==> flow/design.v <==
module testSlave(input clk, input reset,
    input  S_AXI_RREADY,
    output S_AXI_RVALID,
    output[5:0] S_AXI_RID,
    output[31:0] S_AXI_RDATA,
    output[1:0] S_AXI_RRESP,
    output S_AXI_RLAST,
    output S_AXI_ARREADY,
    input  S_AXI_ARVALID,
    input [5:0] S_AXI_ARID,
    input [5:0] S_AXI_ARADDR,
    input [7:0] S_AXI_ARLEN,
    input [2:0] S_AXI_ARSIZE,
    input [1:0] S_AXI_ARBURST,
    output S_AXI_WREADY,
    input  S_AXI_WVALID,
    input [31:0] S_AXI_WDATA,
    input [3:0] S_AXI_WSTRB,
    input  S_AXI_WLAST,
    output S_AXI_AWREADY,
    input  S_AXI_AWVALID,
    input [5:0] S_AXI_AWID,
    input [5:0] S_AXI_AWADDR,
    input [7:0] S_AXI_AWLEN,
    input [2:0] S_AXI_AWSIZE,
    input [1:0] S_AXI_AWBURST,
    input  S_AXI_BREADY,
    output S_AXI_BVALID,
    output[5:0] S_AXI_BID,
    output[1:0] S_AXI_BRESP
);
  reg [1:0] axi_bresp;
  wire[1:0] T0;
  wire[1:0] T1;
  wire T2;
  wire T3;
  wire T4;
  wire T5;
  wire T6;
  reg  axi_bvalid;
  wire T7;
  wire T8;
  wire T9;
  wire T10;
  wire T11;
  wire T12;
  wire T13;
  wire T14;
  wire T15;
  reg  axi_wready;
  wire T16;
  wire T17;
  wire T18;
  wire T19;
  wire T20;
  wire T21;
  wire T22;
  wire T23;
  wire T24;
  wire T25;
  wire T26;
  wire T27;
  wire T28;
  reg  axi_awv_awr_flag;
  wire T29;
  wire T30;
  wire T31;
  wire T32;
  wire T33;
  wire T34;
  wire T35;
  reg  axi_arv_arr_flag;
  wire T36;
  wire T37;
  wire T38;
  wire T39;
  wire T40;
  wire T41;
  wire T42;
  wire T43;
  wire T44;
  wire T45;
  wire T46;
  reg  axi_arready;
  wire T47;
  wire T48;
  wire T49;
  wire T50;
  wire T51;
  wire T52;
  wire T53;
  wire T54;
  reg [7:0] axi_arlen;
  wire[7:0] T55;
  wire[7:0] T56;
  wire T57;
  wire T58;
  wire T59;
  wire T60;
  wire T61;
  wire T62;
  wire T63;
  reg [7:0] axi_arlen_cntr;
  wire[7:0] T64;
  wire[7:0] T65;
  wire[7:0] T66;
  wire[7:0] T67;
  wire T68;
  wire T69;
  wire T70;
  wire T71;
  reg  axi_rvalid;
  wire T72;
  wire T73;
  wire T74;
  wire T75;
  wire T76;
  wire T77;
  wire T78;
  wire T79;
  wire T80;
  wire T81;
  wire T82;
  wire T83;
  wire T84;
  wire T85;
  wire T86;
  wire T87;
  wire T88;
  wire T89;
  wire T90;
  wire T91;
  wire T92;
  wire T93;
  wire T94;
  reg  axi_awready;
  wire T95;
  wire T96;
  wire T97;
  wire T98;
  wire T99;
  wire T100;
  wire T101;
  wire T102;
  wire T103;
  wire T104;
  wire T105;
  wire T106;
  reg  axi_rlast;
  wire T107;
  wire T108;
  wire T109;
  wire T110;
  wire T111;
  wire T112;
  wire T113;
  wire T114;
  wire T115;
  wire T116;
  wire T117;
  wire T118;
  wire T119;
  wire T120;
  wire T121;
  wire T122;
  wire T123;
  reg [1:0] axi_rresp;
  wire[1:0] T124;
  wire[1:0] T125;
  reg [31:0] axi_rdata;
  wire[31:0] T126;
  wire[31:0] data_out;
  wire[31:0] T127;
  wire[31:0] T128;
  wire[31:0] T129;
  wire[31:0] T130;
  reg [31:0] bram_0;
  wire[31:0] T131;
  wire[31:0] T132;
  wire T133;
  wire[31:0] data_in;
  wire T134;
  wire T135;
  wire[15:0] T136;
  wire[3:0] T137;
  wire[3:0] mem_address;
  wire[3:0] T138;
  wire[3:0] T139;
  wire[3:0] T140;
  reg [5:0] axi_awaddr;
  wire[5:0] T325;
  wire[6:0] T141;
  wire[6:0] T142;
  wire[6:0] T143;
  wire[6:0] T326;
  wire[5:0] T144;
  wire[5:0] T145;
  wire[5:0] T146;
  wire T147;
  wire T148;
  wire T149;
  wire T150;
  wire T151;
  wire T152;
  wire T153;
  wire T154;
  wire T155;
  reg [1:0] axi_awburst;
  wire[1:0] T156;
  wire[1:0] T157;
  wire T158;
  wire T159;
  wire T160;
  wire T161;
  wire T162;
  reg [7:0] axi_awlen;
  wire[7:0] T163;
  wire[7:0] T164;
  reg [7:0] axi_awlen_cntr;
  wire[7:0] T165;
  wire[7:0] T166;
  wire[7:0] T167;
  wire[7:0] T168;
  wire T169;
  wire[6:0] T170;
  wire[6:0] T327;
  wire[5:0] T171;
  wire[3:0] T172;
  wire[3:0] T173;
  wire[3:0] T174;
  wire[6:0] T175;
  wire[6:0] T176;
  wire[6:0] T177;
  wire[6:0] T328;
  wire[6:0] T178;
  wire[6:0] T179;
  wire[6:0] T329;
  wire[2:0] T180;
  wire[2:0] T181;
  wire[3:0] T330;
  wire T331;
  wire T182;
  wire T183;
  wire T184;
  wire T185;
  wire[6:0] T332;
  wire[3:0] T186;
  wire[3:0] T187;
  wire T188;
  wire T189;
  wire T190;
  wire[3:0] T191;
  reg [5:0] axi_araddr;
  wire[5:0] T333;
  wire[6:0] T192;
  wire[6:0] T193;
  wire[6:0] T194;
  wire[6:0] T334;
  wire[5:0] T195;
  wire[5:0] T196;
  wire[5:0] T197;
  wire T198;
  wire T199;
  reg [1:0] axi_arburst;
  wire[1:0] T200;
  wire[1:0] T201;
  wire[6:0] T202;
  wire[6:0] T335;
  wire[5:0] T203;
  wire[3:0] T204;
  wire[3:0] T205;
  wire[3:0] T206;
  wire[6:0] T207;
  wire[6:0] T208;
  wire[6:0] T209;
  wire[6:0] T336;
  wire[6:0] T210;
  wire[6:0] T211;
  wire[6:0] T337;
  wire[2:0] T212;
  wire[2:0] T213;
  wire[3:0] T338;
  wire T339;
  wire T214;
  wire T215;
  wire T216;
  wire T217;
  wire[6:0] T340;
  wire[3:0] T218;
  wire[3:0] T219;
  wire T220;
  wire T221;
  wire T222;
  wire mem_wren;
  wire T223;
  reg [31:0] bram_1;
  wire[31:0] T224;
  wire[31:0] T225;
  wire T226;
  wire T227;
  wire T228;
  wire T229;
  wire[31:0] T230;
  reg [31:0] bram_2;
  wire[31:0] T231;
  wire[31:0] T232;
  wire T233;
  wire T234;
  wire T235;
  reg [31:0] bram_3;
  wire[31:0] T236;
  wire[31:0] T237;
  wire T238;
  wire T239;
  wire T240;
  wire T241;
  wire T242;
  wire[31:0] T243;
  wire[31:0] T244;
  reg [31:0] bram_4;
  wire[31:0] T245;
  wire[31:0] T246;
  wire T247;
  wire T248;
  wire T249;
  reg [31:0] bram_5;
  wire[31:0] T250;
  wire[31:0] T251;
  wire T252;
  wire T253;
  wire T254;
  wire T255;
  wire[31:0] T256;
  reg [31:0] bram_6;
  wire[31:0] T257;
  wire[31:0] T258;
  wire T259;
  wire T260;
  wire T261;
  reg [31:0] bram_7;
  wire[31:0] T262;
  wire[31:0] T263;
  wire T264;
  wire T265;
  wire T266;
  wire T267;
  wire T268;
  wire T269;
  wire[31:0] T270;
  wire[31:0] T271;
  wire[31:0] T272;
  reg [31:0] bram_8;
  wire[31:0] T273;
  wire[31:0] T274;
  wire T275;
  wire T276;
  wire T277;
  reg [31:0] bram_9;
  wire[31:0] T278;
  wire[31:0] T279;
  wire T280;
  wire T281;
  wire T282;
  wire T283;
  wire[31:0] T284;
  reg [31:0] bram_10;
  wire[31:0] T285;
  wire[31:0] T286;
  wire T287;
  wire T288;
  wire T289;
  reg [31:0] bram_11;
  wire[31:0] T290;
  wire[31:0] T291;
  wire T292;
  wire T293;
  wire T294;
  wire T295;
  wire T296;
  wire[31:0] T297;
  wire[31:0] T298;
  reg [31:0] bram_12;
  wire[31:0] T299;
  wire[31:0] T300;
  wire T301;
  wire T302;
  wire T303;
  reg [31:0] bram_13;
  wire[31:0] T304;
  wire[31:0] T305;
  wire T306;
  wire T307;
  wire T308;
  wire T309;
  wire[31:0] T310;
  reg [31:0] bram_14;
  wire[31:0] T311;
  wire[31:0] T312;
  wire T313;
  wire T314;
  wire T315;
  reg [31:0] bram_15;
  wire[31:0] T316;
  wire[31:0] T317;
  wire T318;
  wire T319;
  wire T320;
  wire T321;
  wire T322;
  wire T323;
  wire T324;
  wire mem_rden;
  assign S_AXI_BRESP = axi_bresp;
  assign T0 = T3 ? 2'h0 : T1;
  assign T1 = T2 ? 2'h0 : axi_bresp;
  assign T2 = reset ^ 1'h1;
  assign T3 = T106 & T4;
  assign T4 = T5 & S_AXI_WLAST;
  assign T5 = T14 & T6;
  assign T6 = ~ axi_bvalid;
  assign T7 = T10 ? 1'h0 : T8;
  assign T8 = T3 ? 1'h1 : T9;
  assign T9 = T2 ? 1'h0 : axi_bvalid;
  assign T10 = T12 & T11;
  assign T11 = S_AXI_BREADY & axi_bvalid;
  assign T12 = T106 & T13;
  assign T13 = T4 ^ 1'h1;
  assign T14 = T15 & S_AXI_WVALID;
  assign T15 = axi_awv_awr_flag & axi_wready;
  assign T16 = T25 ? 1'h0 : T17;
  assign T17 = T20 ? 1'h1 : T18;
  assign T18 = T19 ? 1'h0 : axi_wready;
  assign T19 = reset ^ 1'h1;
  assign T20 = T24 & T21;
  assign T21 = T22 & axi_awv_awr_flag;
  assign T22 = T23 & S_AXI_WVALID;
  assign T23 = axi_wready ^ 1'h1;
  assign T24 = T19 ^ 1'h1;
  assign T25 = T24 & T26;
  assign T26 = T28 & T27;
  assign T27 = S_AXI_WLAST & axi_wready;
  assign T28 = T21 ^ 1'h1;
  assign T29 = T103 ? 1'h0 : T30;
  assign T30 = T33 ? 1'h1 : T31;
  assign T31 = T32 ? 1'h0 : axi_awv_awr_flag;
  assign T32 = reset ^ 1'h1;
  assign T33 = T102 & T34;
  assign T34 = T91 & T35;
  assign T35 = axi_arv_arr_flag ^ 1'h1;
  assign T36 = T88 ? 1'h0 : T37;
  assign T37 = T40 ? 1'h1 : T38;
  assign T38 = T39 ? 1'h0 : axi_arv_arr_flag;
  assign T39 = reset ^ 1'h1;
  assign T40 = T87 & T41;
  assign T41 = T43 & T42;
  assign T42 = axi_arv_arr_flag ^ 1'h1;
  assign T43 = T45 & T44;
  assign T44 = axi_awv_awr_flag ^ 1'h1;
  assign T45 = T46 & S_AXI_ARVALID;
  assign T46 = axi_arready ^ 1'h1;
  assign T47 = T50 ? 1'h0 : T48;
  assign T48 = T40 ? 1'h1 : T49;
  assign T49 = T39 ? 1'h0 : axi_arready;
  assign T50 = T87 & T51;
  assign T51 = T52 ^ 1'h1;
  assign T52 = T41 | T53;
  assign T53 = T86 & T54;
  assign T54 = axi_arlen_cntr == axi_arlen;
  assign T55 = T58 ? S_AXI_ARLEN : T56;
  assign T56 = T57 ? 8'h0 : axi_arlen;
  assign T57 = reset ^ 1'h1;
  assign T58 = T63 & T59;
  assign T59 = T61 & T60;
  assign T60 = axi_arv_arr_flag ^ 1'h1;
  assign T61 = T62 & S_AXI_ARVALID;
  assign T62 = axi_arready ^ 1'h1;
  assign T63 = T57 ^ 1'h1;
  assign T64 = T68 ? T67 : T65;
  assign T65 = T58 ? 8'h0 : T66;
  assign T66 = T57 ? 8'h0 : axi_arlen_cntr;
  assign T67 = axi_arlen_cntr + 8'h1;
  assign T68 = T63 & T69;
  assign T69 = T85 & T70;
  assign T70 = T71 & S_AXI_RREADY;
  assign T71 = T84 & axi_rvalid;
  assign T72 = T80 ? 1'h0 : T73;
  assign T73 = T76 ? 1'h1 : T74;
  assign T74 = T75 ? 1'h0 : axi_rvalid;
  assign T75 = reset ^ 1'h1;
  assign T76 = T79 & T77;
  assign T77 = axi_arv_arr_flag & T78;
  assign T78 = axi_rvalid ^ 1'h1;
  assign T79 = T75 ^ 1'h1;
  assign T80 = T79 & T81;
  assign T81 = T83 & T82;
  assign T82 = axi_rvalid & S_AXI_RREADY;
  assign T83 = T77 ^ 1'h1;
  assign T84 = axi_arlen_cntr <= axi_arlen;
  assign T85 = T59 ^ 1'h1;
  assign T86 = axi_rvalid & S_AXI_RREADY;
  assign T87 = T39 ^ 1'h1;
  assign T88 = T87 & T89;
  assign T89 = T90 & T53;
  assign T90 = T41 ^ 1'h1;
  assign T91 = T93 & T92;
  assign T92 = axi_awv_awr_flag ^ 1'h1;
  assign T93 = T94 & S_AXI_AWVALID;
  assign T94 = axi_awready ^ 1'h1;
  assign T95 = T98 ? 1'h0 : T96;
  assign T96 = T33 ? 1'h1 : T97;
  assign T97 = T32 ? 1'h0 : axi_awready;
  assign T98 = T102 & T99;
  assign T99 = T100 ^ 1'h1;
  assign T100 = T34 | T101;
  assign T101 = S_AXI_WLAST & axi_wready;
  assign T102 = T32 ^ 1'h1;
  assign T103 = T102 & T104;
  assign T104 = T105 & T101;
  assign T105 = T34 ^ 1'h1;
  assign T106 = T2 ^ 1'h1;
  assign S_AXI_BID = S_AXI_AWID;
  assign S_AXI_BVALID = axi_bvalid;
  assign S_AXI_AWREADY = axi_awready;
  assign S_AXI_WREADY = axi_wready;
  assign S_AXI_ARREADY = axi_arready;
  assign S_AXI_RLAST = axi_rlast;
  assign T107 = T120 ? 1'h0 : T108;
  assign T108 = T112 ? 1'h1 : T109;
  assign T109 = T68 ? 1'h0 : T110;
  assign T110 = T58 ? 1'h0 : T111;
  assign T111 = T57 ? 1'h0 : axi_rlast;
  assign T112 = T63 & T113;
  assign T113 = T118 & T114;
  assign T114 = T115 & axi_arv_arr_flag;
  assign T115 = T117 & T116;
  assign T116 = axi_rlast ^ 1'h1;
  assign T117 = axi_arlen_cntr == axi_arlen;
  assign T118 = T119 ^ 1'h1;
  assign T119 = T59 | T70;
  assign T120 = T63 & T121;
  assign T121 = T122 & S_AXI_RREADY;
  assign T122 = T123 ^ 1'h1;
  assign T123 = T119 | T114;
  assign S_AXI_RRESP = axi_rresp;
  assign T124 = T76 ? 2'h0 : T125;
  assign T125 = T75 ? 2'h0 : axi_rresp;
  assign S_AXI_RDATA = axi_rdata;
  assign T126 = mem_rden ? data_out : axi_rdata;
  assign data_out = T127;
  assign T127 = T324 ? T270 : T128;
  assign T128 = T269 ? T243 : T129;
  assign T129 = T242 ? T230 : T130;
  assign T130 = T229 ? bram_1 : bram_0;
  assign T131 = T134 ? data_in : T132;
  assign T132 = T133 ? 32'h1 : bram_0;
  assign T133 = reset ^ 1'h1;
  assign data_in = S_AXI_WDATA;
  assign T134 = mem_wren & T135;
  assign T135 = T136[0];
  assign T136 = 1'h1 << T137;
  assign T137 = mem_address;
  assign mem_address = T138;
  assign T138 = axi_arv_arr_flag ? T191 : T139;
  assign T139 = axi_awv_awr_flag ? T140 : 4'h0;
  assign T140 = axi_awaddr[5:2];
  assign T325 = T141[5:0];
  assign T141 = T188 ? T332 : T142;
  assign T142 = T182 ? T178 : T143;
  assign T143 = T182 ? T170 : T326;
  assign T326 = {1'h0, T144};
  assign T144 = T154 ? axi_awaddr : T145;
  assign T145 = T148 ? S_AXI_AWADDR : T146;
  assign T146 = T147 ? 6'h0 : axi_awaddr;
  assign T147 = reset ^ 1'h1;
  assign T148 = T153 & T149;
  assign T149 = T151 & T150;
  assign T150 = axi_awv_awr_flag ^ 1'h1;
  assign T151 = T152 & S_AXI_AWVALID;
  assign T152 = axi_awready ^ 1'h1;
  assign T153 = T147 ^ 1'h1;
  assign T154 = T158 & T155;
  assign T155 = axi_awburst == 2'h0;
  assign T156 = T148 ? S_AXI_AWBURST : T157;
  assign T157 = T147 ? 2'h0 : axi_awburst;
  assign T158 = T153 & T159;
  assign T159 = T169 & T160;
  assign T160 = T161 & S_AXI_WVALID;
  assign T161 = T162 & axi_wready;
  assign T162 = axi_awlen_cntr <= axi_awlen;
  assign T163 = T148 ? S_AXI_AWLEN : T164;
  assign T164 = T147 ? 8'h0 : axi_awlen;
  assign T165 = T158 ? T168 : T166;
  assign T166 = T148 ? 8'h0 : T167;
  assign T167 = T147 ? 8'h0 : axi_awlen_cntr;
  assign T168 = axi_awlen_cntr + 8'h1;
  assign T169 = T149 ^ 1'h1;
  assign T170 = T175 | T327;
  assign T327 = {1'h0, T171};
  assign T171 = T172 << 2'h2;
  assign T172 = T173 & 4'hf;
  assign T173 = T174 + 4'h1;
  assign T174 = axi_awaddr[5:2];
  assign T175 = T328 & T176;
  assign T176 = ~ T177;
  assign T177 = 7'h3c;
  assign T328 = {1'h0, T144};
  assign T178 = T179 | 7'h0;
  assign T179 = T143 & T329;
  assign T329 = {T330, T180};
  assign T180 = ~ T181;
  assign T181 = 3'h3;
  assign T330 = T331 ? 4'hf : 4'h0;
  assign T331 = T180[2];
  assign T182 = T158 & T183;
  assign T183 = T185 & T184;
  assign T184 = axi_awburst == 2'h1;
  assign T185 = T155 ^ 1'h1;
  assign T332 = {3'h0, T186};
  assign T186 = T187 + 4'h1;
  assign T187 = axi_awaddr[5:2];
  assign T188 = T158 & T189;
  assign T189 = T190 ^ 1'h1;
  assign T190 = T155 | T184;
  assign T191 = axi_araddr[5:2];
  assign T333 = T192[5:0];
  assign T192 = T220 ? T340 : T193;
  assign T193 = T214 ? T210 : T194;
  assign T194 = T214 ? T202 : T334;
  assign T334 = {1'h0, T195};
  assign T195 = T198 ? axi_araddr : T196;
  assign T196 = T58 ? S_AXI_ARADDR : T197;
  assign T197 = T57 ? 6'h0 : axi_araddr;
  assign T198 = T68 & T199;
  assign T199 = axi_arburst == 2'h0;
  assign T200 = T58 ? S_AXI_ARBURST : T201;
  assign T201 = T57 ? 2'h0 : axi_arburst;
  assign T202 = T207 | T335;
  assign T335 = {1'h0, T203};
  assign T203 = T204 << 2'h2;
  assign T204 = T205 & 4'hf;
  assign T205 = T206 + 4'h1;
  assign T206 = axi_araddr[5:2];
  assign T207 = T336 & T208;
  assign T208 = ~ T209;
  assign T209 = 7'h3c;
  assign T336 = {1'h0, T195};
  assign T210 = T211 | 7'h0;
  assign T211 = T194 & T337;
  assign T337 = {T338, T212};
  assign T212 = ~ T213;
  assign T213 = 3'h3;
  assign T338 = T339 ? 4'hf : 4'h0;
  assign T339 = T212[2];
  assign T214 = T68 & T215;
  assign T215 = T217 & T216;
  assign T216 = axi_arburst == 2'h1;
  assign T217 = T199 ^ 1'h1;
  assign T340 = {3'h0, T218};
  assign T218 = T219 + 4'h1;
  assign T219 = axi_araddr[5:2];
  assign T220 = T68 & T221;
  assign T221 = T222 ^ 1'h1;
  assign T222 = T199 | T216;
  assign mem_wren = T223;
  assign T223 = axi_wready & S_AXI_WVALID;
  assign T224 = T227 ? data_in : T225;
  assign T225 = T226 ? 32'h2 : bram_1;
  assign T226 = reset ^ 1'h1;
  assign T227 = mem_wren & T228;
  assign T228 = T136[1];
  assign T229 = T137[0];
  assign T230 = T241 ? bram_3 : bram_2;
  assign T231 = T234 ? data_in : T232;
  assign T232 = T233 ? 32'h4 : bram_2;
  assign T233 = reset ^ 1'h1;
  assign T234 = mem_wren & T235;
  assign T235 = T136[2];
  assign T236 = T239 ? data_in : T237;
  assign T237 = T238 ? 32'h8 : bram_3;
  assign T238 = reset ^ 1'h1;
  assign T239 = mem_wren & T240;
  assign T240 = T136[3];
  assign T241 = T137[0];
  assign T242 = T137[1];
  assign T243 = T268 ? T256 : T244;
  assign T244 = T255 ? bram_5 : bram_4;
  assign T245 = T248 ? data_in : T246;
  assign T246 = T247 ? 32'h10 : bram_4;
  assign T247 = reset ^ 1'h1;
  assign T248 = mem_wren & T249;
  assign T249 = T136[4];
  assign T250 = T253 ? data_in : T251;
  assign T251 = T252 ? 32'h20 : bram_5;
  assign T252 = reset ^ 1'h1;
  assign T253 = mem_wren & T254;
  assign T254 = T136[5];
  assign T255 = T137[0];
  assign T256 = T267 ? bram_7 : bram_6;
  assign T257 = T260 ? data_in : T258;
  assign T258 = T259 ? 32'h40 : bram_6;
  assign T259 = reset ^ 1'h1;
  assign T260 = mem_wren & T261;
  assign T261 = T136[6];
  assign T262 = T265 ? data_in : T263;
  assign T263 = T264 ? 32'h80 : bram_7;
  assign T264 = reset ^ 1'h1;
  assign T265 = mem_wren & T266;
  assign T266 = T136[7];
  assign T267 = T137[0];
  assign T268 = T137[1];
  assign T269 = T137[2];
  assign T270 = T323 ? T297 : T271;
  assign T271 = T296 ? T284 : T272;
  assign T272 = T283 ? bram_9 : bram_8;
  assign T273 = T276 ? data_in : T274;
  assign T274 = T275 ? 32'h100 : bram_8;
  assign T275 = reset ^ 1'h1;
  assign T276 = mem_wren & T277;
  assign T277 = T136[8];
  assign T278 = T281 ? data_in : T279;
  assign T279 = T280 ? 32'h200 : bram_9;
  assign T280 = reset ^ 1'h1;
  assign T281 = mem_wren & T282;
  assign T282 = T136[9];
  assign T283 = T137[0];
  assign T284 = T295 ? bram_11 : bram_10;
  assign T285 = T288 ? data_in : T286;
  assign T286 = T287 ? 32'h400 : bram_10;
  assign T287 = reset ^ 1'h1;
  assign T288 = mem_wren & T289;
  assign T289 = T136[10];
  assign T290 = T293 ? data_in : T291;
  assign T291 = T292 ? 32'h800 : bram_11;
  assign T292 = reset ^ 1'h1;
  assign T293 = mem_wren & T294;
  assign T294 = T136[11];
  assign T295 = T137[0];
  assign T296 = T137[1];
  assign T297 = T322 ? T310 : T298;
  assign T298 = T309 ? bram_13 : bram_12;
  assign T299 = T302 ? data_in : T300;
  assign T300 = T301 ? 32'h1000 : bram_12;
  assign T301 = reset ^ 1'h1;
  assign T302 = mem_wren & T303;
  assign T303 = T136[12];
  assign T304 = T307 ? data_in : T305;
  assign T305 = T306 ? 32'h2000 : bram_13;
  assign T306 = reset ^ 1'h1;
  assign T307 = mem_wren & T308;
  assign T308 = T136[13];
  assign T309 = T137[0];
  assign T310 = T321 ? bram_15 : bram_14;
  assign T311 = T314 ? data_in : T312;
  assign T312 = T313 ? 32'h4000 : bram_14;
  assign T313 = reset ^ 1'h1;
  assign T314 = mem_wren & T315;
  assign T315 = T136[14];
  assign T316 = T319 ? data_in : T317;
  assign T317 = T318 ? 32'h8000 : bram_15;
  assign T318 = reset ^ 1'h1;
  assign T319 = mem_wren & T320;
  assign T320 = T136[15];
  assign T321 = T137[0];
  assign T322 = T137[1];
  assign T323 = T137[2];
  assign T324 = T137[3];
  assign mem_rden = axi_arv_arr_flag;
  assign S_AXI_RID = S_AXI_ARID;
  assign S_AXI_RVALID = axi_rvalid;
  always @(posedge clk) begin
    if(T3) begin
      axi_bresp <= 2'h0;
    end else if(T2) begin
      axi_bresp <= 2'h0;
    end
    if(T10) begin
      axi_bvalid <= 1'h0;
    end else if(T3) begin
      axi_bvalid <= 1'h1;
    end else if(T2) begin
      axi_bvalid <= 1'h0;
    end
    if(T25) begin
      axi_wready <= 1'h0;
    end else if(T20) begin
      axi_wready <= 1'h1;
    end else if(T19) begin
      axi_wready <= 1'h0;
    end
    if(T103) begin
      axi_awv_awr_flag <= 1'h0;
    end else if(T33) begin
      axi_awv_awr_flag <= 1'h1;
    end else if(T32) begin
      axi_awv_awr_flag <= 1'h0;
    end
    if(T88) begin
      axi_arv_arr_flag <= 1'h0;
    end else if(T40) begin
      axi_arv_arr_flag <= 1'h1;
    end else if(T39) begin
      axi_arv_arr_flag <= 1'h0;
    end
    if(T50) begin
      axi_arready <= 1'h0;
    end else if(T40) begin
      axi_arready <= 1'h1;
    end else if(T39) begin
      axi_arready <= 1'h0;
    end
    if(T58) begin
      axi_arlen <= S_AXI_ARLEN;
    end else if(T57) begin
      axi_arlen <= 8'h0;
    end
    if(T68) begin
      axi_arlen_cntr <= T67;
    end else if(T58) begin
      axi_arlen_cntr <= 8'h0;
    end else if(T57) begin
      axi_arlen_cntr <= 8'h0;
    end
    if(T80) begin
      axi_rvalid <= 1'h0;
    end else if(T76) begin
      axi_rvalid <= 1'h1;
    end else if(T75) begin
      axi_rvalid <= 1'h0;
    end
    if(T98) begin
      axi_awready <= 1'h0;
    end else if(T33) begin
      axi_awready <= 1'h1;
    end else if(T32) begin
      axi_awready <= 1'h0;
    end
    if(T120) begin
      axi_rlast <= 1'h0;
    end else if(T112) begin
      axi_rlast <= 1'h1;
    end else if(T68) begin
      axi_rlast <= 1'h0;
    end else if(T58) begin
      axi_rlast <= 1'h0;
    end else if(T57) begin
      axi_rlast <= 1'h0;
    end
    if(T76) begin
      axi_rresp <= 2'h0;
    end else if(T75) begin
      axi_rresp <= 2'h0;
    end
    if(mem_rden) begin
      axi_rdata <= data_out;
    end
    if(T134) begin
      bram_0 <= data_in;
    end else if(T133) begin
      bram_0 <= 32'h1;
    end
    axi_awaddr <= T325;
    if(T148) begin
      axi_awburst <= S_AXI_AWBURST;
    end else if(T147) begin
      axi_awburst <= 2'h0;
    end
    if(T148) begin
      axi_awlen <= S_AXI_AWLEN;
    end else if(T147) begin
      axi_awlen <= 8'h0;
    end
    if(T158) begin
      axi_awlen_cntr <= T168;
    end else if(T148) begin
      axi_awlen_cntr <= 8'h0;
    end else if(T147) begin
      axi_awlen_cntr <= 8'h0;
    end
    axi_araddr <= T333;
    if(T58) begin
      axi_arburst <= S_AXI_ARBURST;
    end else if(T57) begin
      axi_arburst <= 2'h0;
    end
    if(T227) begin
      bram_1 <= data_in;
    end else if(T226) begin
      bram_1 <= 32'h2;
    end
    if(T234) begin
      bram_2 <= data_in;
    end else if(T233) begin
      bram_2 <= 32'h4;
    end
    if(T239) begin
      bram_3 <= data_in;
    end else if(T238) begin
      bram_3 <= 32'h8;
    end
    if(T248) begin
      bram_4 <= data_in;
    end else if(T247) begin
      bram_4 <= 32'h10;
    end
    if(T253) begin
      bram_5 <= data_in;
    end else if(T252) begin
      bram_5 <= 32'h20;
    end
    if(T260) begin
      bram_6 <= data_in;
    end else if(T259) begin
      bram_6 <= 32'h40;
    end
    if(T265) begin
      bram_7 <= data_in;
    end else if(T264) begin
      bram_7 <= 32'h80;
    end
    if(T276) begin
      bram_8 <= data_in;
    end else if(T275) begin
      bram_8 <= 32'h100;
    end
    if(T281) begin
      bram_9 <= data_in;
    end else if(T280) begin
      bram_9 <= 32'h200;
    end
    if(T288) begin
      bram_10 <= data_in;
    end else if(T287) begin
      bram_10 <= 32'h400;
    end
    if(T293) begin
      bram_11 <= data_in;
    end else if(T292) begin
      bram_11 <= 32'h800;
    end
    if(T302) begin
      bram_12 <= data_in;
    end else if(T301) begin
      bram_12 <= 32'h1000;
    end
    if(T307) begin
      bram_13 <= data_in;
    end else if(T306) begin
      bram_13 <= 32'h2000;
    end
    if(T314) begin
      bram_14 <= data_in;
    end else if(T313) begin
      bram_14 <= 32'h4000;
    end
    if(T319) begin
      bram_15 <= data_in;
    end else if(T318) begin
      bram_15 <= 32'h8000;
    end
  end
endmodule
; ---- From RTL to reports: testSlave
; What the tools print for testSlave, step after step.
; Lines are those of the file above, counted from 1.
; Cell names lack the library's common part.
; Not given: --
[setup]
top = testSlave
clock = clk
library = sky130hd
lib_corner = tt_025C_1v80

; ---- Elaborated design
; Source: Yosys, flattened and elaborated, memories not mapped. Widths are those after wreduce. Registers that Yosys merges into a memory's read port (data or address) are not register bits. Print and check cells do not count. Equal cells are merged and count once.
[classes]
add_sub_neg = 4
n_reduce_logical = 2
n_mux = 80
cmp = 2
logic = 107
equal = 29
shifts = 1
[op_table]
columns = cell, count
row1 = 32-bit 2-to-1 mux, 47
row2 = 1-bit bitwise AND, 76
row3 = 8-bit 2-to-1 mux, 7
row4 = 6-bit 2-to-1 mux, 8
row5 = 2-bit by 1-bit inequality test with 1-bit output with constant B, 23
row6 = 1-bit NOT, 23
row7 = 1-bit by 4-bit left shift with 16-bit output with constant A, 1
row8 = 8-bit by 1-bit adder with 8-bit output with constant B, 2
row9 = 8-bit less-or-equal comparator, 2
row10 = 4-bit 2-to-1 mux, 4
row11 = 2-bit by 6-bit OR with 6-bit output, 2
row12 = 2-bit 2-to-1 mux, 5
row13 = 1-bit 2-to-1 mux, 9
row14 = 4-bit by 1-bit adder with 4-bit output with constant B, 2
row15 = 8-bit == test, 1
row16 = 1-bit OR, 6
row17 = 3-bit by 1-bit inequality test with 1-bit output with constant B, 2
row18 = 2-bit by 1-bit == test with 1-bit output with constant B, 2
row19 = 2-bit logical NOT, 2
row20 = 4-bit by 1-bit inequality test with 1-bit output with constant B, 1
[bits]
ff_bits = 600
output_inout_bits = 54

; ---- Logic depth
; Longest topological path by Yosys (ltp), each cell counted once; first at word level (registers and memories cut), then after technology mapping (sequential cells cut; the memories' decode and read muxes count).
[logic_depth]
depth_word = 12
abc_area = 1
ltp_mapped = 15
mapped_depth_nobuf = 15

; ---- Synthesis result
; The flow's flattened synthesis, as Yosys stat reports it; memories are mapped. The netlist is that of the ABC_AREA named above (0 if unset); the other value can give another one.
; The area totals of this step are shown rounded.
[by_type]
columns = type, count, type_area_um2
row1 = edfxtp_1, 584, 1.75E+04
row2 = nor2_1, 676, 2.54E+03
row3 = nand2_1, 352, 1.32E+03
row4 = nand3_1, 156, 780.749
row5 = inv_1, 197, 739.459
row6 = a21oi_1, 130, 650.624
row7 = a22oi_1, 63, 472.954
row8 = nand4_1, 63, 394.128
row9 = buf_2, 73, 365.35
row10 = ha_1, 20, 250.24
row11 = dfxtp_1, 12, 240.23
row12 = clkbuf_1, 61, 228.97
row13 = buf_4, 23, 172.666
row14 = xor2_1, 10, 87.584
row15 = inv_2, 21, 78.826
row16 = buf_1, 12, 45.043
row17 = buf_6, 4, 45.043
row18 = nor2_4, 3, 33.782
; Not listed: further types 18, cells in them 28.
[mapped]
cells = 2488
ffs = 596
seq_area_um2 = 17800
n_buf = 173
synth_area_um2 = 26200

; ---- Worst setup path after synthesis
; OpenSTA on the mapped netlist: ideal clock, no wires. The path of least setup slack (recovery checks aside). Input and output delay are each 20% of the period. Register names are those of the netlist, which keeps one name where synthesis merged equal registers.
[synth_timing]
path_kind = register -> register
startpoint = register axi_arv_arr_flag
endpoint = register bram_12[0]
t_arrival_ns = 3.120
path_buffers = 3
t_first_pin_ns = 0.000
setup_time_ns = 0.389
required_ns = 3.211
path_slack_ns = 0.090
period_ns = 3.6
path_stages = 14
path_delay_ns = 3.509
synth_period_reached_ns = 3.51
; "path_delay_ns" = arrival - input delay + setup time.
; "path_stages": output pins that drive a net of the path, with the launching flip-flop's if there is one; two outputs of one cell count as two.
; "synth_period_reached_ns" = period - worst setup slack (recovery checks aside). The figure is calculated, with input and output delays left at 20% of the set period.
; The rows between start and end are the longest chain of elaborated cells between them; the timing report does not say that the signal goes this way. Where chains are equally long, one stands for them.
; A line is the first line of the expression or statement that the cell stems from. Yosys adds cells for indexed reads and writes and turns some case tables into memories.
; At most two assigning lines are given for a register; there are more.
; Only ways into the end's enable, where the timed path ends, are counted here.
[synth_via]
cell_sequence = dfxtp_1 -> buf_4 -> inv_2 -> nand3_1 -> nand2_2 -> buf_4 -> inv_4 -> nand2_2 -> nor2_1 -> inv_1 -> nor2_1 -> inv_2 -> buf_2 -> nand2_1
elab_chain_len = 4
[synth_rtl]
columns = element, line
row1 = start: declaration, 72  ; reg  axi_arv_arr_flag;
row2 = start: assignment, 798  ; axi_arv_arr_flag <= 1'h0;
row3 = start: assignment, 800  ; axi_arv_arr_flag <= 1'h1;
row4 = 4-bit 2-to-1 mux, 563  ; assign T138 = axi_arv_arr_flag ? T191 : T139;
row5 = 1-bit by 4-bit left shift with 16-bit output, 560  ; assign T136 = 1'h1 << T137;
row6 = 1-bit bitwise AND, 744  ; assign T302 = mem_wren & T303;
row7 = 2-bit by 1-bit inequality test with 1-bit output, --
row8 = end: assignment, 941  ; bram_12 <= data_in;
row9 = end: assignment, 943  ; bram_12 <= 32'h1000;
row10 = end: declaration, 382  ; reg [31:0] bram_12;

; ---- Timing after layout
; From the final timing report of stored run 1: the path of least setup slack in the routed layout; clock arrival at registers is part of the times.
[layout_timing]
path_kind = register -> register
startpoint = register axi_awv_awr_flag
endpoint = register bram_5[16]
required_ns = 2.90
path_buffers = 3
period_ns = 2.54
path_slack_ns = 0.09
setup_time_ns = 0.29
t_arrival_ns = 2.81
t_first_pin_ns = 0.65
path_stages = 12
; The rows between start and end are the longest chain of elaborated cells between them; the timing report does not say that the signal goes this way. Where chains are equally long, one stands for them.
; At most two assigning lines are given for a register; there are more.
; Only ways into the end's enable, where the timed path ends, are counted here.
[layout_via]
cell_sequence = dfxtp_1 -> buf_4 -> nand3_1 -> nand2_2 -> nand2_1 -> nor2_1 -> inv_1 -> buf_4 -> nor2_1 -> inv_1 -> nand2_2 -> buf_12
elab_chain_len = 5
[layout_rtl]
columns = element, line
row1 = start: declaration, 64  ; reg  axi_awv_awr_flag;
row2 = start: assignment, 791  ; axi_awv_awr_flag <= 1'h0;
row3 = start: assignment, 793  ; axi_awv_awr_flag <= 1'h1;
row4 = 4-bit 2-to-1 mux, 564  ; assign T139 = axi_awv_awr_flag ? T140 : 4'h0;
row5 = 4-bit 2-to-1 mux, 563  ; assign T138 = axi_arv_arr_flag ? T191 : T139;
row6 = 1-bit by 4-bit left shift with 16-bit output, 560  ; assign T136 = 1'h1 << T137;
row7 = 1-bit bitwise AND, 695  ; assign T253 = mem_wren & T254;
row8 = 2-bit by 1-bit inequality test with 1-bit output, --
row9 = end: assignment, 906  ; bram_5 <= data_in;
row10 = end: assignment, 908  ; bram_5 <= 32'h20;
row11 = end: declaration, 326  ; reg [31:0] bram_5;

--- measured runs ---
Flow measurements of testSlave on sky130hd: 4 stored runs with different settings, listed in no order. Input and output delays are each 20% of the period that was set; the output load is 0.01 pF.
"timing.achieved_period_ns" is the run's clock period less its worst setup slack. It is reckoned from that one timing run; input and output delays stay at 20% of the period that was set.
"worst_setup_path_time_ns" = time allowed to the worst setup path (clock period - input delay - output delay, where it has them) - its slack; a late launch clock adds to it, a late capture clock takes from it.
"totalPower_uw": no workload was simulated; the value follows from the tool's default switching activity.
Results are given in rounded form.

# stored run 1
==> flow/run.sh <==
#!/bin/bash
# the make line also repeats the synthesis and layout settings of config.mk as NAME=value (left out here)
make -C /OpenROAD-flow-scripts/flow DESIGN_CONFIG=/design/flow/config.mk WORK_HOME=/design/flow/orfs CLKGATE_MAP_FILE= finish
==> flow/config.mk <==
export PLATFORM = sky130hd
export DESIGN_NAME = testSlave
export DESIGN_NICKNAME = testSlave
export VERILOG_FILES = /design/flow/design.v
export SDC_FILE = /design/flow/constraint.sdc
export NUM_CORES = 4
export LEC_CHECK = 0
export ABC_AREA = 1
export CAP_MARGIN = 5
export CELL_PAD_IN_SITES_DETAIL_PLACEMENT = 2
export CORE_ASPECT_RATIO = 1.31
export CORE_MARGIN = 7
export CORE_UTILIZATION = 18
export CTS_CLUSTER_DIAMETER = 64
export CTS_CLUSTER_SIZE = 70
export GPL_ROUTABILITY_DRIVEN = 0
export GPL_TIMING_DRIVEN = 1
export HOLD_SLACK_MARGIN = 0.02
export MAX_ROUTING_LAYER = met5
export PLACE_DENSITY = 0.44
export SETUP_SLACK_MARGIN = -0.1
export SLEW_MARGIN = 40
export TNS_END_PERCENT = 40
==> flow/constraint.sdc <==
create_clock -name core_clock -period 2.54 [get_ports {clk}]
set_input_delay 0.5080 -clock core_clock [delete_from_list [all_inputs] [get_ports {clk}]]
set_output_delay 0.5080 -clock core_clock [all_outputs]
set_load 0.01 [all_outputs]

==> stored run 1: results <==
final_stdcell_area_um2=32600
worst_setup_path_time_ns=2.45
worst_path_kind="register -> register"
timing.hold.ws_ns=0.409
finish.utilization_pct=22.5
final_setup_ws_ns=0.089
design_die_area_um2=156000
totalPower_uw=24100
fin_tns_ns=0.000
timing.achieved_period_ns=2.451
ys_area_um2=26200

# stored run 2
==> flow/run.sh <==
#!/bin/bash
# the make line also repeats the synthesis and layout settings of config.mk as NAME=value (left out here)
make -C /OpenROAD-flow-scripts/flow DESIGN_CONFIG=/design/flow/config.mk WORK_HOME=/design/flow/orfs CLKGATE_MAP_FILE= finish
==> flow/config.mk <==
export PLATFORM = sky130hd
export DESIGN_NAME = testSlave
export DESIGN_NICKNAME = testSlave
export VERILOG_FILES = /design/flow/design.v
export SDC_FILE = /design/flow/constraint.sdc
export NUM_CORES = 4
export LEC_CHECK = 0
export CAP_MARGIN = 10
export CELL_PAD_IN_SITES_GLOBAL_PLACEMENT = 2
export CORE_ASPECT_RATIO = 1.95
export CORE_MARGIN = 2
export CORE_UTILIZATION = 19
export CTS_CLUSTER_DIAMETER = 356
export CTS_CLUSTER_SIZE = 12
export GPL_TIMING_DRIVEN = 0
export MAX_ROUTING_LAYER = met5
export MIN_ROUTING_LAYER = met2
export PLACE_DENSITY_LB_ADDON = 0.15
export SETUP_SLACK_MARGIN = -0.18
export SLEW_MARGIN = 25
export TNS_END_PERCENT = 50
==> flow/constraint.sdc <==
create_clock -name core_clock -period 3.34 [get_ports {clk}]
set_input_delay 0.6680 -clock core_clock [delete_from_list [all_inputs] [get_ports {clk}]]
set_output_delay 0.6680 -clock core_clock [all_outputs]
set_load 0.01 [all_outputs]

==> stored run 2: results <==
finish.utilization_pct=23.3
design_die_area_um2=142000
final_stdcell_area_um2=32000
ys_area_um2=26300
worst_setup_path_time_ns=3.43
worst_path_kind="register -> register"
final_setup_ws_ns=-0.087
timing.hold.ws_ns=0.484
fin_tns_ns=-3.46
totalPower_uw=17400
timing.achieved_period_ns=3.427

# stored run 3
==> flow/run.sh <==
#!/bin/bash
# the make line also repeats the synthesis and layout settings of config.mk as NAME=value (left out here)
make -C /OpenROAD-flow-scripts/flow DESIGN_CONFIG=/design/flow/config.mk WORK_HOME=/design/flow/orfs CLKGATE_MAP_FILE= finish
==> flow/config.mk <==
export PLATFORM = sky130hd
export DESIGN_NAME = testSlave
export DESIGN_NICKNAME = testSlave
export VERILOG_FILES = /design/flow/design.v
export SDC_FILE = /design/flow/constraint.sdc
export NUM_CORES = 4
export LEC_CHECK = 0
export CAP_MARGIN = 10
export CELL_PAD_IN_SITES_GLOBAL_PLACEMENT = 2
export CORE_ASPECT_RATIO = 1.95
export CORE_MARGIN = 2
export CORE_UTILIZATION = 19
export CTS_CLUSTER_SIZE = 12
export MAX_ROUTING_LAYER = met5
export MIN_ROUTING_LAYER = met2
export PLACE_DENSITY_LB_ADDON = 0.15
export SLEW_MARGIN = 25
export TNS_END_PERCENT = 50
==> flow/constraint.sdc <==
create_clock -name core_clock -period 3.34 [get_ports {clk}]
set_input_delay 0.6680 -clock core_clock [delete_from_list [all_inputs] [get_ports {clk}]]
set_output_delay 0.6680 -clock core_clock [all_outputs]
set_load 0.01 [all_outputs]

==> stored run 3: results <==
timing.achieved_period_ns=2.962
final_stdcell_area_um2=31900
design_die_area_um2=142000
finish.utilization_pct=23.2
fin_tns_ns=0.000
totalPower_uw=17500
timing.hold.ws_ns=0.486
ys_area_um2=26300
final_setup_ws_ns=0.378
worst_setup_path_time_ns=2.96
worst_path_kind="register -> register"

# stored run 4
==> flow/run.sh <==
#!/bin/bash
# the make line also repeats the synthesis and layout settings of config.mk as NAME=value (left out here)
make -C /OpenROAD-flow-scripts/flow DESIGN_CONFIG=/design/flow/config.mk WORK_HOME=/design/flow/orfs CLKGATE_MAP_FILE= finish
==> flow/config.mk <==
export PLATFORM = sky130hd
export DESIGN_NAME = testSlave
export DESIGN_NICKNAME = testSlave
export VERILOG_FILES = /design/flow/design.v
export SDC_FILE = /design/flow/constraint.sdc
export NUM_CORES = 4
export LEC_CHECK = 0
export CAP_MARGIN = 10
export CELL_PAD_IN_SITES_GLOBAL_PLACEMENT = 2
export CORE_ASPECT_RATIO = 1.95
export CORE_MARGIN = 2
export CORE_UTILIZATION = 19
export CTS_CLUSTER_DIAMETER = 225
export CTS_CLUSTER_SIZE = 27
export GPL_TIMING_DRIVEN = 0
export MAX_ROUTING_LAYER = met5
export MIN_ROUTING_LAYER = met1
export PLACE_DENSITY_LB_ADDON = 0.11
export SETUP_SLACK_MARGIN = -0.18
export SLEW_MARGIN = 10
export TNS_END_PERCENT = 50
==> flow/constraint.sdc <==
create_clock -name core_clock -period 3.34 [get_ports {clk}]
set_input_delay 0.6680 -clock core_clock [delete_from_list [all_inputs] [get_ports {clk}]]
set_output_delay 0.6680 -clock core_clock [all_outputs]
set_load 0.01 [all_outputs]

==> stored run 4: results <==
final_stdcell_area_um2=31200
finish.utilization_pct=22.7
worst_setup_path_time_ns=3.32
worst_path_kind="register -> register"
ys_area_um2=26300
timing.hold.ws_ns=0.498
fin_tns_ns=0.000
final_setup_ws_ns=0.017
totalPower_uw=15300
design_die_area_um2=142000
timing.achieved_period_ns=3.323
--- end ---
